==> flow/design.v <==
module alu #(
	parameter INST_W = 4,
	parameter INT_W  = 6,
	parameter FRAC_W = 10,
	parameter DATA_W = INT_W + FRAC_W
)(
	input                      i_clk,
	input                      i_rst_n,
	input                      i_in_valid,
	output                     o_busy,
	input         [INST_W-1:0] i_inst,
	input  signed [DATA_W-1:0] i_data_a,
	input  signed [DATA_W-1:0] i_data_b,
	output                     o_out_valid,
	output        [DATA_W-1:0] o_data
);
	localparam SIGN_ADD = 4'b0000;
	localparam SIGN_SUB = 4'b0001;
	localparam SIGN_MUL = 4'b0010;
	localparam SOFTPLUS = 4'b0100;
	localparam XOR      = 4'b0101;
	localparam ARS      = 4'b0110;  
	localparam LEFT_ROT = 4'b0111;
	localparam CNT_L0   = 4'b1000;  
	localparam REV_M4   = 4'b1001;  
	localparam INIT     = 4'b1010;  
	localparam SIGN_ACC_1 = 4'b0011;
	localparam SIGN_ACC_2 = 4'b1011;
	localparam VECT_W    = 20;
	localparam VECT_SIZE = 16;
	reg [INST_W - 1: 0] current_state;
	reg [INST_W - 1: 0] next_state;
	reg                        o_busy_r;
	reg                        o_out_valid_r;
	reg        [DATA_W - 1: 0] o_data_r;
	wire                       o_busy_w;
	reg                        o_out_valid_w;
	reg        [DATA_W - 1: 0] o_data_w;
	reg signed [VECT_W - 1: 0] data_acc_old [VECT_SIZE - 1: 0];
	reg signed [VECT_W - 1: 0] data_acc_new [VECT_SIZE - 1: 0];
	reg signed [VECT_W - 1: 0] data_acc_out;
	reg signed [DATA_W - 1: 0] i_data_a_r;
	reg signed [DATA_W - 1: 0] i_data_b_r;
	reg need_saturate;
	integer i;
	assign o_busy       = o_busy_r;
	assign o_out_valid  = o_out_valid_r;
	assign o_data       = o_data_r;
	assign o_busy_w     = i_in_valid || current_state != INIT;
	always @ (*)
	begin
		data_acc_out  = 0;
		need_saturate = 0;
		begin
			case (current_state)
				SIGN_ADD:
				begin
					o_out_valid_w = 1;
					o_data_w      = add(i_data_a_r, i_data_b_r);
				end
				SIGN_SUB:
				begin
					o_out_valid_w = 1;
					o_data_w      = sub(i_data_a_r, i_data_b_r);
				end
				SIGN_MUL:
				begin
					o_out_valid_w = 1;
					o_data_w      = mul(i_data_a_r, i_data_b_r);
				end
				SIGN_ACC_1:
				begin
					o_out_valid_w = 0;
					o_data_w      = 0;
				end
				SIGN_ACC_2:
				begin
					data_acc_out = data_acc_new[i_data_a_r[$clog2(VECT_SIZE) - 1: 0]];
					if (data_acc_out[VECT_W - 1])
					begin
						need_saturate = (data_acc_out[(VECT_W - 1) - 1-: (VECT_W - DATA_W)] != {{(VECT_W - DATA_W){1'b1}}});
					end
					else
					begin
						need_saturate = (data_acc_out[(VECT_W - 1) - 1-: (VECT_W - DATA_W)] != {{(VECT_W - DATA_W){1'b0}}});
					end
					o_out_valid_w = 1;
					o_data_w      = (need_saturate) ?
										sat(data_acc_out[VECT_W - 1]) :
										data_acc_out[DATA_W - 1: 0];
				end
				SOFTPLUS:
				begin
					o_out_valid_w = 1;
					o_data_w      = softplus(i_data_a_r);
				end
				XOR:
				begin
					o_out_valid_w = 1;
					o_data_w      = exor(i_data_a_r, i_data_b_r);
				end
				ARS:
				begin
					o_out_valid_w = 1;
					o_data_w      = ars(i_data_a_r, i_data_b_r);
				end
				LEFT_ROT:
				begin
					o_out_valid_w = 1;
					o_data_w      = left_rot(i_data_a_r, i_data_b_r);
				end
				CNT_L0:
				begin
					o_out_valid_w = 1;
					o_data_w      = cnt_l0(i_data_a_r);
				end
				REV_M4:
				begin
					o_out_valid_w = 1;
					o_data_w      = rev_m4(i_data_a_r, i_data_b_r);
				end
				default:
				begin
					o_out_valid_w = 0;
					o_data_w      = 0;
				end
			endcase
		end
	end
	always @ (posedge i_clk or negedge i_rst_n)
	begin
		if (!i_rst_n)
		begin
			i_data_a_r <= 0;
			i_data_b_r <= 0;
		end
		else
		begin
			if (i_in_valid)
			begin
				i_data_a_r <= i_data_a;
				i_data_b_r <= i_data_b;
			end
			else
			begin
				i_data_a_r <= i_data_a_r;
				i_data_b_r <= i_data_b_r;
			end
		end
	end
	always @ (posedge i_clk or negedge i_rst_n)
	begin
		if (!i_rst_n)
		begin
			o_busy_r <= 1;
		end
		else
		begin
			o_busy_r <= o_busy_w;
		end
	end
	always @ (posedge i_clk or negedge i_rst_n)
	begin
		if (!i_rst_n)
		begin
			o_out_valid_r <= 0;
		end
		else
		begin
			o_out_valid_r <= o_out_valid_w;
		end
	end
	always @ (posedge i_clk or negedge i_rst_n)
	begin
		if (!i_rst_n)
		begin
			for (i = 0; i < VECT_SIZE; i = i + 1)
			begin
				data_acc_new[i] <= 0;
			end
		end
		else
		begin
			for (i = 0; i < VECT_SIZE; i = i + 1)
			begin
				if (current_state == SIGN_ACC_1 && i == i_data_a_r)
				begin
					data_acc_new[i] <= data_acc_old[i] + i_data_b_r;
				end
				else
				begin
					data_acc_new[i] <= data_acc_new[i];
				end
			end
		end
	end
	always @ (posedge i_clk or negedge i_rst_n)
	begin
		if (!i_rst_n)
		begin
			for (i = 0; i < VECT_SIZE; i = i + 1)
			begin
				data_acc_old[i] <= 0;
			end
		end
		else if (current_state == SIGN_ACC_2)
		begin
			for (i = 0; i < VECT_SIZE; i = i + 1)
			begin
				data_acc_old[i] <= data_acc_new[i];
			end
		end
	end
	always @ (posedge i_clk or negedge i_rst_n)
	begin
		if (!i_rst_n)
		begin
			current_state <= INIT;
		end
		else
		begin
			current_state <= next_state;
		end
	end
	always @ (*)
	begin
		case (current_state)
			INIT:
			begin
				if (i_in_valid)
				begin
					case (i_inst)
						SIGN_ADD:   next_state = SIGN_ADD;    
						SIGN_SUB:   next_state = SIGN_SUB;    
						SIGN_MUL:   next_state = SIGN_MUL;    
						SIGN_ACC_1: next_state = SIGN_ACC_1;  
						SOFTPLUS:   next_state = SOFTPLUS;    
						XOR:        next_state = XOR;         
						ARS:        next_state = ARS;         
						LEFT_ROT:   next_state = LEFT_ROT;    
						CNT_L0:     next_state = CNT_L0;      
						REV_M4:     next_state = REV_M4;      
						default:    next_state = INIT;        
					endcase
				end
				else
				begin
					next_state = INIT;
				end
			end
			SIGN_ACC_1:
			begin
				next_state = SIGN_ACC_2;
			end
			default:  next_state = INIT;
		endcase
	end
	always @ (posedge i_clk or negedge i_rst_n)
	begin
		if (!i_rst_n)
		begin
			o_data_r <= 0;
		end
		else
		begin
			o_data_r <= o_data_w;
		end
	end
	function automatic signed [DATA_W - 1: 0] add;
		input signed [DATA_W - 1: 0] a;
		input signed [DATA_W - 1: 0] b;
		reg signed [DATA_W - 1: 0] sum;
		reg                        is_overflow;
		begin
			sum = a + b;
			is_overflow = (a[DATA_W - 1] & b[DATA_W - 1] & ~sum[DATA_W - 1]) || (~a[DATA_W - 1] & ~b[DATA_W - 1] & sum[DATA_W - 1]);
			add = (is_overflow) ? sat(!sum[DATA_W - 1]) : sum;
		end
	endfunction
	function automatic signed [DATA_W - 1: 0] sub;
		input signed [DATA_W - 1: 0] a;
		input signed [DATA_W - 1: 0] b;
		reg signed [DATA_W - 1: 0] diff;
		reg                        is_overflow;
		begin
			diff = a - b;
			is_overflow = (a[DATA_W - 1] & ~b[DATA_W - 1] & ~diff[DATA_W - 1]) || (~a[DATA_W - 1] & b[DATA_W - 1] & diff[DATA_W - 1]);
			sub = (is_overflow) ? sat(!diff[DATA_W - 1]) : diff;
		end
	endfunction
	function automatic signed [DATA_W - 1: 0] mul;
		input signed [DATA_W - 1: 0] a;
		input signed [DATA_W - 1: 0] b;
		reg [2 * DATA_W: 0] prod;
		reg                 is_overflow;
		reg                 is_signed;
		begin
			prod = a * b;
			prod = rnd(prod, 9);
			is_signed = prod[2 * DATA_W];
			if (is_signed)
			begin
				is_overflow = (prod[(2 * DATA_W) - 1-: INT_W + 1] != {{(INT_W + 1){1'b1}}});
			end
			else
			begin
				is_overflow = (prod[(2 * DATA_W) - 1-: INT_W + 1] != {{(INT_W + 1){1'b0}}});
			end
			mul = prod[((2 * DATA_W) - INT_W - 1)-: DATA_W];
			mul = (is_overflow) ? sat(is_signed) : mul;
		end
	endfunction
	function automatic signed [DATA_W - 1: 0] softplus;
		input signed [DATA_W - 1: 0] a;
		reg signed [2 * DATA_W: 0] frac;
		reg signed  [INT_W - 1: 0] a_int;
		begin
			a_int = a[(DATA_W - 1)-: INT_W];
			if (a_int >= 'sd2)  
			begin
				softplus = a;
			end
			else if (a_int < 'sd2 && a_int >= 'sd0)  
			begin
				frac = a << 1;
				frac = frac + 12'b1000_0000_0000;
				frac = frac[DATA_W - 1: 0] * 16'hAAAB;
				frac = rnd(frac, 16);
				frac = frac >> 17;
				softplus = frac[DATA_W - 1: 0];
			end
			else if (a_int < 'sd0 && a_int >= -'sd1)  
			begin
				frac = a + 12'b1000_0000_0000;
				frac = frac[DATA_W - 1: 0] * 16'hAAAB;
				frac = rnd(frac, 16);
				frac = frac >> 17;
				softplus = frac[DATA_W - 1: 0];
			end
			else if (a_int < -'sd1 && a_int >= -'sd2)  
			begin
				frac = a << 1;
				frac = frac[DATA_W - 1: 0] + 14'b01_0100_0000_0000;
				frac = frac[DATA_W - 1: 0] * 16'hE38F;
				frac = rnd(frac, 18);
				frac = frac >> 19;
				softplus = frac[DATA_W - 1: 0];
			end
			else if (a_int < -'sd2 && a_int >= -'sd3)  
			begin
				frac = a + 12'b1100_0000_0000;
				frac = frac[DATA_W - 1: 0] * 16'hE38F;
				frac = rnd(frac, 18);
				frac = frac >> 19;
				softplus = frac[DATA_W - 1: 0];
			end
			else  
			begin
				softplus = 0;
			end
		end
	endfunction
	function automatic signed [DATA_W - 1: 0] exor;
		input signed [DATA_W - 1: 0] a;
		input signed [DATA_W - 1: 0] b;
		begin
			exor = a ^ b;
		end
	endfunction
	function automatic signed [DATA_W - 1: 0] ars;
		input signed [DATA_W - 1: 0] a;
		input signed [DATA_W - 1: 0] b;
		begin
			ars = a >>> b;
		end
	endfunction
	function automatic [DATA_W - 1: 0] left_rot;
		input [DATA_W - 1: 0] a;
		input [DATA_W - 1: 0] b;
		begin
			left_rot = (a << b) | (a >> (DATA_W - b));
		end
	endfunction
	function automatic [DATA_W - 1: 0] cnt_l0;
		input [DATA_W - 1: 0] a;
		reg [$clog2(DATA_W): 0] leading_one;
		integer i;
		begin
			if (a == 0)
			begin
				cnt_l0 = DATA_W;
			end
			else
			begin
				leading_one = 0;
				for (i = DATA_W - 1; i > 0; i = i - 1)
				begin
					if (a[i] && i > leading_one)
					begin
						leading_one = i;
					end
				end
				cnt_l0 = DATA_W - 1 - leading_one;
			end
		end
	endfunction
	function automatic [DATA_W - 1: 0] rev_m4;
		input [DATA_W - 1: 0] a;
		input [DATA_W - 1: 0] b;
		integer i;
		begin
			for (i = 0; i < 13; i = i + 1)
			begin
				rev_m4[i] = (a[i+: 4] == b[(DATA_W - 1 - i)-: 4]);
			end
			rev_m4[DATA_W - 1-: 3] = 0;
		end
	endfunction
	function automatic signed [DATA_W - 1: 0] sat;
		input is_signed;
		begin
			sat = (is_signed) ? 16'b1000_0000_0000_0000 : 16'b0111_1111_1111_1111;
		end
	endfunction
	function automatic signed [2 * DATA_W: 0] rnd;
		input signed [2 * DATA_W: 0] a;
		input    [$clog2(DATA_W): 0] rounding_bit;
		begin
			rnd = (a[rounding_bit]) ? a + (1'b1 << rounding_bit) : a;
		end
	endfunction
endmodule
---- Reports on alu ----
What the tools print for alu, step after step.
Lines are those of the file above, counted from 1.
The mark n/a stands for no value.
set-up
  design top .............................. alu
  clock input ............................. i_clk
  cell library ............................ sky130hd
  library corner .......................... tt_025C_1v80

---- Elaborated design ----
Source: Yosys, flattened and elaborated. Widths are those after wreduce. Registers that Yosys merges into a memory's read port (data or address) are not register bits. Print and check cells do not count.
Yosys's memory passes give these memory sizes; they may raise the number of words (mostly to a power of two), join words into wider ones and drop unused or constant bits.
word-level totals
  memories ................................ 1
  register bits after elaboration ......... 694
  word width x clocked read ports ......... 0
  elaborated cells ........................ 288
  bits in read-only memories .............. 64
  latch bits .............................. 0
  RAM bits ................................ 0
  output and inout port bits .............. 18
memories
  name              depth  bits a word  rd ports  write ports  RTL line  text
  (name not given)  16     4            1         0            232       case (i_inst)
operators by class
  $lt $le $gt $ge ......................... 23
  multiplexer cells ....................... 74
  add/subtract/negate cells ............... 29
  divide/modulo/power cells ............... 0
  reductions and logical operators ........ 44
  shift operators ......................... 3
  bitwise logic cells ..................... 14
  multiply operators ...................... 5
  eq/ne operators ......................... 57
operators with widths
  operator                                              count
  multiplier 16 x 16 -> 32 bit (second input constant)  4
  multiplier 16 x 16 -> 32 bit                          1
  adder 20 x 16 -> 20 bit                               16
  case mux 20 bit (select 16 bit)                       1
  two-way mux 5 bit                                     44
  two-way mux 16 bit                                    12
  two-way mux 33 bit                                    5
  case mux 16 bit (select 10 bit)                       1
  equality test 5 x 16 -> 1 bit (first input constant)  8
  adder 32 x 17 -> 33 bit (second input constant)       2
  adder 32 x 19 -> 33 bit (second input constant)       2
  equality test 4 x 16 -> 1 bit (first input constant)  4
  equality test 4 bit                                   13
  adder 16 x 12 -> 16 bit (second input constant)       3
  equality test 4 bit (second input constant)           12
  > comparator 4 x 5 -> 1 bit (first input constant)    7
  logical AND 1 bit                                     34
  adder 32 x 11 -> 33 bit (second input constant)       1
  >> shifter 16 x 32 -> 16 bit                          1
  zero test 16 bit                                      2
  equality test 3 x 16 -> 1 bit (first input constant)  2
  equality test 4 x 3 -> 1 bit (second input constant)  8
  two-way mux 14 bit                                    2
  > comparator 3 x 5 -> 1 bit (first input constant)    4
  two-way mux 20 bit                                    1
  subtractor 5 x 16 -> 17 bit (first input constant)    1
  adder 16 x 13 -> 16 bit (second input constant)       1
  adder 16 bit                                          1
Other operator kinds: 29; their cells: 56.

---- Depth ----
Longest topological path by Yosys (ltp), each cell counted once; first at word level (registers and memories cut), then after technology mapping (sequential cells cut; the memories' decode and read muxes count).
logic depth
  depth in word-level cells ............... 76
  ABC_AREA ................................ 0
  mapped depth ............................ 34
  depth with buffers taken out ............ 32

---- Mapped cells and area ----
Source: synth_stat.txt of the flow (Yosys; design flattened, memories mapped). It holds for the ABC_AREA given above (unset counts as 0); a run with the other value may have another netlist.
mapped netlist
  chip area (Yosys) ....................... 70531.4 sq um
  cells in the netlist .................... 8137
  mapped flip-flops ....................... 694
  buffers ................................. 304
cell types
  cell                       count  total area (sq um)
  sky130_fd_sc_hd__dfrtp_1   691    1.73E+04
  sky130_fd_sc_hd__ha_1      883    1.1E+04
  sky130_fd_sc_hd__fa_1      537    1.08E+04
  sky130_fd_sc_hd__nand2_1   1673   6.28E+03
  sky130_fd_sc_hd__inv_1     891    3.34E+03
  sky130_fd_sc_hd__o21ai_0   527    2637.53
  sky130_fd_sc_hd__xnor2_1   238    2.08E+03
  sky130_fd_sc_hd__a21oi_1   353    1.77E+03
  sky130_fd_sc_hd__xor2_1    199    1.74E+03
  sky130_fd_sc_hd__nor2_1    343    1.29E+03
  sky130_fd_sc_hd__clkbuf_1  274    1.03E+03
  sky130_fd_sc_hd__a21o_1    119    893.357
  sky130_fd_sc_hd__nand3_1   137    685.658
  sky130_fd_sc_hd__a22oi_1   80     600.576
  sky130_fd_sc_hd__nor3_1    106    530.509
  sky130_fd_sc_hd__o31ai_1   63     472.954
  sky130_fd_sc_hd__mux2_2    38     427.91
  sky130_fd_sc_hd__a31oi_1   54     337.824
Not listed: further types 97, cells in them 931.

---- Worst setup path after synthesis ----
Source: OpenSTA report_checks on the synthesized netlist (no wires, ideal clock, input and output delay 20% of the period each), path of least setup slack; recovery checks are left aside. Register names are those of the netlist, which keeps one name where synthesis merged equal registers.
timing post-synthesis
  kind .................................... reg-to-reg
  start ................................... register i_data_b_r[1]
  end ..................................... register o_data_r[14]
  buffers on the path ..................... 4
  time at the first pin ................... 0.000 ns
  path delay .............................. 8.695 ns
  required time ........................... 9.871 ns
  stages on the path ...................... 33
  arrival time ............................ 8.566 ns
  period .................................. 10.0 ns
  slack ................................... 1.305 ns
  period reached after synthesis .......... 8.695 ns
"path delay" is the arrival time less input delay plus setup time.
"stages on the path": output pins that drive a net of the path, with the launching flip-flop's if there is one; two outputs of one cell count as two.
"period reached after synthesis" is the clock period less the worst setup slack; recovery checks do not enter. This is arithmetic on one report: input and output delays are still those of the set period (20% each).
The rows between start and end are the longest chain of elaborated cells between them; the timing report does not say that the signal goes this way. Where chains are equally long, one stands for them.
Each line given opens the expression or statement behind the cell; cells for indexed reads and writes are added by Yosys, which also makes memories of some case tables.
At most two assigning lines are given for a register; there are more.
on the way, post-synthesis
  cell sequence ........................... sky130_fd_sc_hd__dfrtp_1 sky130_fd_sc_hd__buf_4 sky130_fd_sc_hd__inv_1 sky130_fd_sc_hd__buf_1 sky130_fd_sc_hd__buf_1 sky130_fd_sc_hd__nor2_1 sky130_fd_sc_hd__fa_1 sky130_fd_sc_hd__inv_1 sky130_fd_sc_hd__fa_1 sky130_fd_sc_hd__inv_1 sky130_fd_sc_hd__fa_1 sky130_fd_sc_hd__inv_1 sky130_fd_sc_hd__fa_1 sky130_fd_sc_hd__inv_1 sky130_fd_sc_hd__fa_1 sky130_fd_sc_hd__inv_1 sky130_fd_sc_hd__fa_1 sky130_fd_sc_hd__inv_1 sky130_fd_sc_hd__ha_1 sky130_fd_sc_hd__buf_4 sky130_fd_sc_hd__o21a_1 sky130_fd_sc_hd__nor2_1 sky130_fd_sc_hd__or4_4 sky130_fd_sc_hd__o221ai_4 sky130_fd_sc_hd__xor2_4 sky130_fd_sc_hd__nand3_4 sky130_fd_sc_hd__nor4_4 sky130_fd_sc_hd__nand4_1 sky130_fd_sc_hd__nor3_1 sky130_fd_sc_hd__o211ai_1 sky130_fd_sc_hd__a211o_1 sky130_fd_sc_hd__a211oi_1 sky130_fd_sc_hd__o21ai_1
  length of the longest elaborated chain .. 8
ends and longest elaborated chain, post-synthesis
  element                          RTL line  text
  start, declared                  43        reg signed [DATA_W - 1: 0] i_data_b_r;
  start, assigned                  142       i_data_b_r <= i_data_b;
  start, assigned                  147       i_data_b_r <= i_data_b_r;
  multiplier 16 x 16 -> 32 bit     298       prod = a * b;
  adder 32 x 11 -> 33 bit          429       rnd = (a[rounding_bit]) ? a + (1'b1 << rounding_bit) : a;
  two-way mux 33 bit               429
  nonzero test 7 bit               307       is_overflow = (prod[(2 * DATA_W) - 1-: INT_W + 1] != {{(INT_W + 1){1'b0}}});
  two-way mux 1 bit                301       if (is_signed)
  two-way mux 1 bit                55        case (current_state)
  two-way mux 16 bit               310       mul = (is_overflow) ? sat(is_signed) : mul;
  case mux 16 bit (select 10 bit)  55
  end, assigned                    262       o_data_r <= 0;
  end, assigned                    266       o_data_r <= o_data_w;
  end, declared                    35        reg [DATA_W - 1: 0] o_data_r;

---- Worst path after layout ----
From the final timing report of flow run 1: the path of least setup slack in the routed layout; clock arrival at registers is part of the times.
timing post-layout
  kind .................................... reg-to-reg
  start ................................... register i_data_a_r[5]
  end ..................................... register o_data_r[0]
  arrival time ............................ 9.38 ns
  buffers on the path ..................... 0
  slack ................................... 0.47 ns
  required time ........................... 9.85 ns
  time at the first pin ................... 0.71 ns
  stages on the path ...................... 24
  period .................................. 9.32 ns
At most two assigning lines are given for a register; there are more.
on the way, post-layout
  cell sequence ........................... sky130_fd_sc_hd__dfrtp_1 sky130_fd_sc_hd__clkinv_1 sky130_fd_sc_hd__nor2_1 sky130_fd_sc_hd__fa_1 sky130_fd_sc_hd__inv_1 sky130_fd_sc_hd__fa_1 sky130_fd_sc_hd__fa_1 sky130_fd_sc_hd__fa_1 sky130_fd_sc_hd__fa_1 sky130_fd_sc_hd__inv_1 sky130_fd_sc_hd__fa_1 sky130_fd_sc_hd__ha_1 sky130_fd_sc_hd__a21oi_1 sky130_fd_sc_hd__o21ai_1 sky130_fd_sc_hd__a221oi_4 sky130_fd_sc_hd__o2111ai_1 sky130_fd_sc_hd__nand4_1 sky130_fd_sc_hd__nand3_1 sky130_fd_sc_hd__nor4_2 sky130_fd_sc_hd__and4b_1 sky130_fd_sc_hd__o22ai_1 sky130_fd_sc_hd__a211oi_2 sky130_fd_sc_hd__o21bai_1 sky130_fd_sc_hd__o221ai_1
ends and longest elaborated chain, post-layout
  element          RTL line  text
  start, declared  42        reg signed [DATA_W - 1: 0] i_data_a_r;
  start, assigned  141       i_data_a_r <= i_data_a;
  start, assigned  146       i_data_a_r <= i_data_a_r;
  end, assigned    262       o_data_r <= 0;
  end, assigned    266       o_data_r <= o_data_w;
  end, declared    35        reg [DATA_W - 1: 0] o_data_r;
Chain of elaborated cells between the ends: none given.

Lab notebook: alu

2 stored runs of alu in the flow (synthesis by Yosys, layout by OpenROAD, sky130hd cells), in arbitrary order. Constraints: input delay and output delay 20% of the set period each, output load 0.01 pF.
"achieved clock period (ns)" = clock period - worst setup slack. The figure is calculated, with input and output delays left at 20% of the set period.
By "worst setup path time (ns)" is meant the share of the clock period that the worst setup path is allowed (20% is reserved at inputs, 20% at outputs), minus its slack. Clock arrival times at its registers enter into it.

Flow files of flow run 1
==> flow/run.sh <==
#!/bin/bash
# the make line also repeats the synthesis and layout settings of config.mk as NAME=value (left out here)
make -C /OpenROAD-flow-scripts/flow DESIGN_CONFIG=/design/flow/config.mk WORK_HOME=/design/flow/orfs CLKGATE_MAP_FILE= finish
==> flow/config.mk <==
export PLATFORM = sky130hd
export DESIGN_NAME = alu
export DESIGN_NICKNAME = alu
export VERILOG_FILES = /design/flow/design.v
export SDC_FILE = /design/flow/constraint.sdc
export NUM_CORES = 4
export LEC_CHECK = 0
export CAP_MARGIN = 20
export CORE_MARGIN = 2
export CORE_UTILIZATION = 66
export SLEW_MARGIN = 20
==> flow/constraint.sdc <==
create_clock -name core_clock -period 9.32 [get_ports {i_clk}]
set_input_delay 1.8640 -clock core_clock [delete_from_list [all_inputs] [get_ports {i_clk}]]
set_output_delay 1.8640 -clock core_clock [all_outputs]
set_load 0.01 [all_outputs]

report of flow run 1
yosys chip area after synthesis (um^2): 70531.4
finish__design__die__area: 109498.0
finish__design__instance__utilization: 0.7150
finish__timing__setup__ws: 0.469
finish__timing__setup__tns: 0.000
achieved clock period (ns): 8.851
worst setup path time (ns): 8.85
worst setup path kind: reg-to-reg

Flow files of flow run 2
==> flow/run.sh <==
#!/bin/bash
# the make line also repeats the synthesis and layout settings of config.mk as NAME=value (left out here)
make -C /OpenROAD-flow-scripts/flow DESIGN_CONFIG=/design/flow/config.mk WORK_HOME=/design/flow/orfs CLKGATE_MAP_FILE= finish
==> flow/config.mk <==
export PLATFORM = sky130hd
export DESIGN_NAME = alu
export DESIGN_NICKNAME = alu
export VERILOG_FILES = /design/flow/design.v
export SDC_FILE = /design/flow/constraint.sdc
export NUM_CORES = 4
export LEC_CHECK = 0
export CAP_MARGIN = 20
export CELL_PAD_IN_SITES_DETAIL_PLACEMENT = 1
export CORE_MARGIN = 2
export CORE_UTILIZATION = 48
export CTS_CLUSTER_SIZE = 41
export GPL_TIMING_DRIVEN = 0
export MAX_ROUTING_LAYER = met5
export SLEW_MARGIN = 20
export TNS_END_PERCENT = 20
==> flow/constraint.sdc <==
create_clock -name core_clock -period 10.1 [get_ports {i_clk}]
set_input_delay 2.0200 -clock core_clock [delete_from_list [all_inputs] [get_ports {i_clk}]]
set_output_delay 2.0200 -clock core_clock [all_outputs]
set_load 0.01 [all_outputs]

report of flow run 2
yosys chip area after synthesis (um^2): 70531.4
finish__design__die__area: 150025.0
finish__design__instance__utilization: 0.5315
finish__timing__setup__ws: 0.048
finish__timing__setup__tns: 0.000
achieved clock period (ns): 10.052
worst setup path time (ns): 10.05
worst setup path kind: reg-to-reg
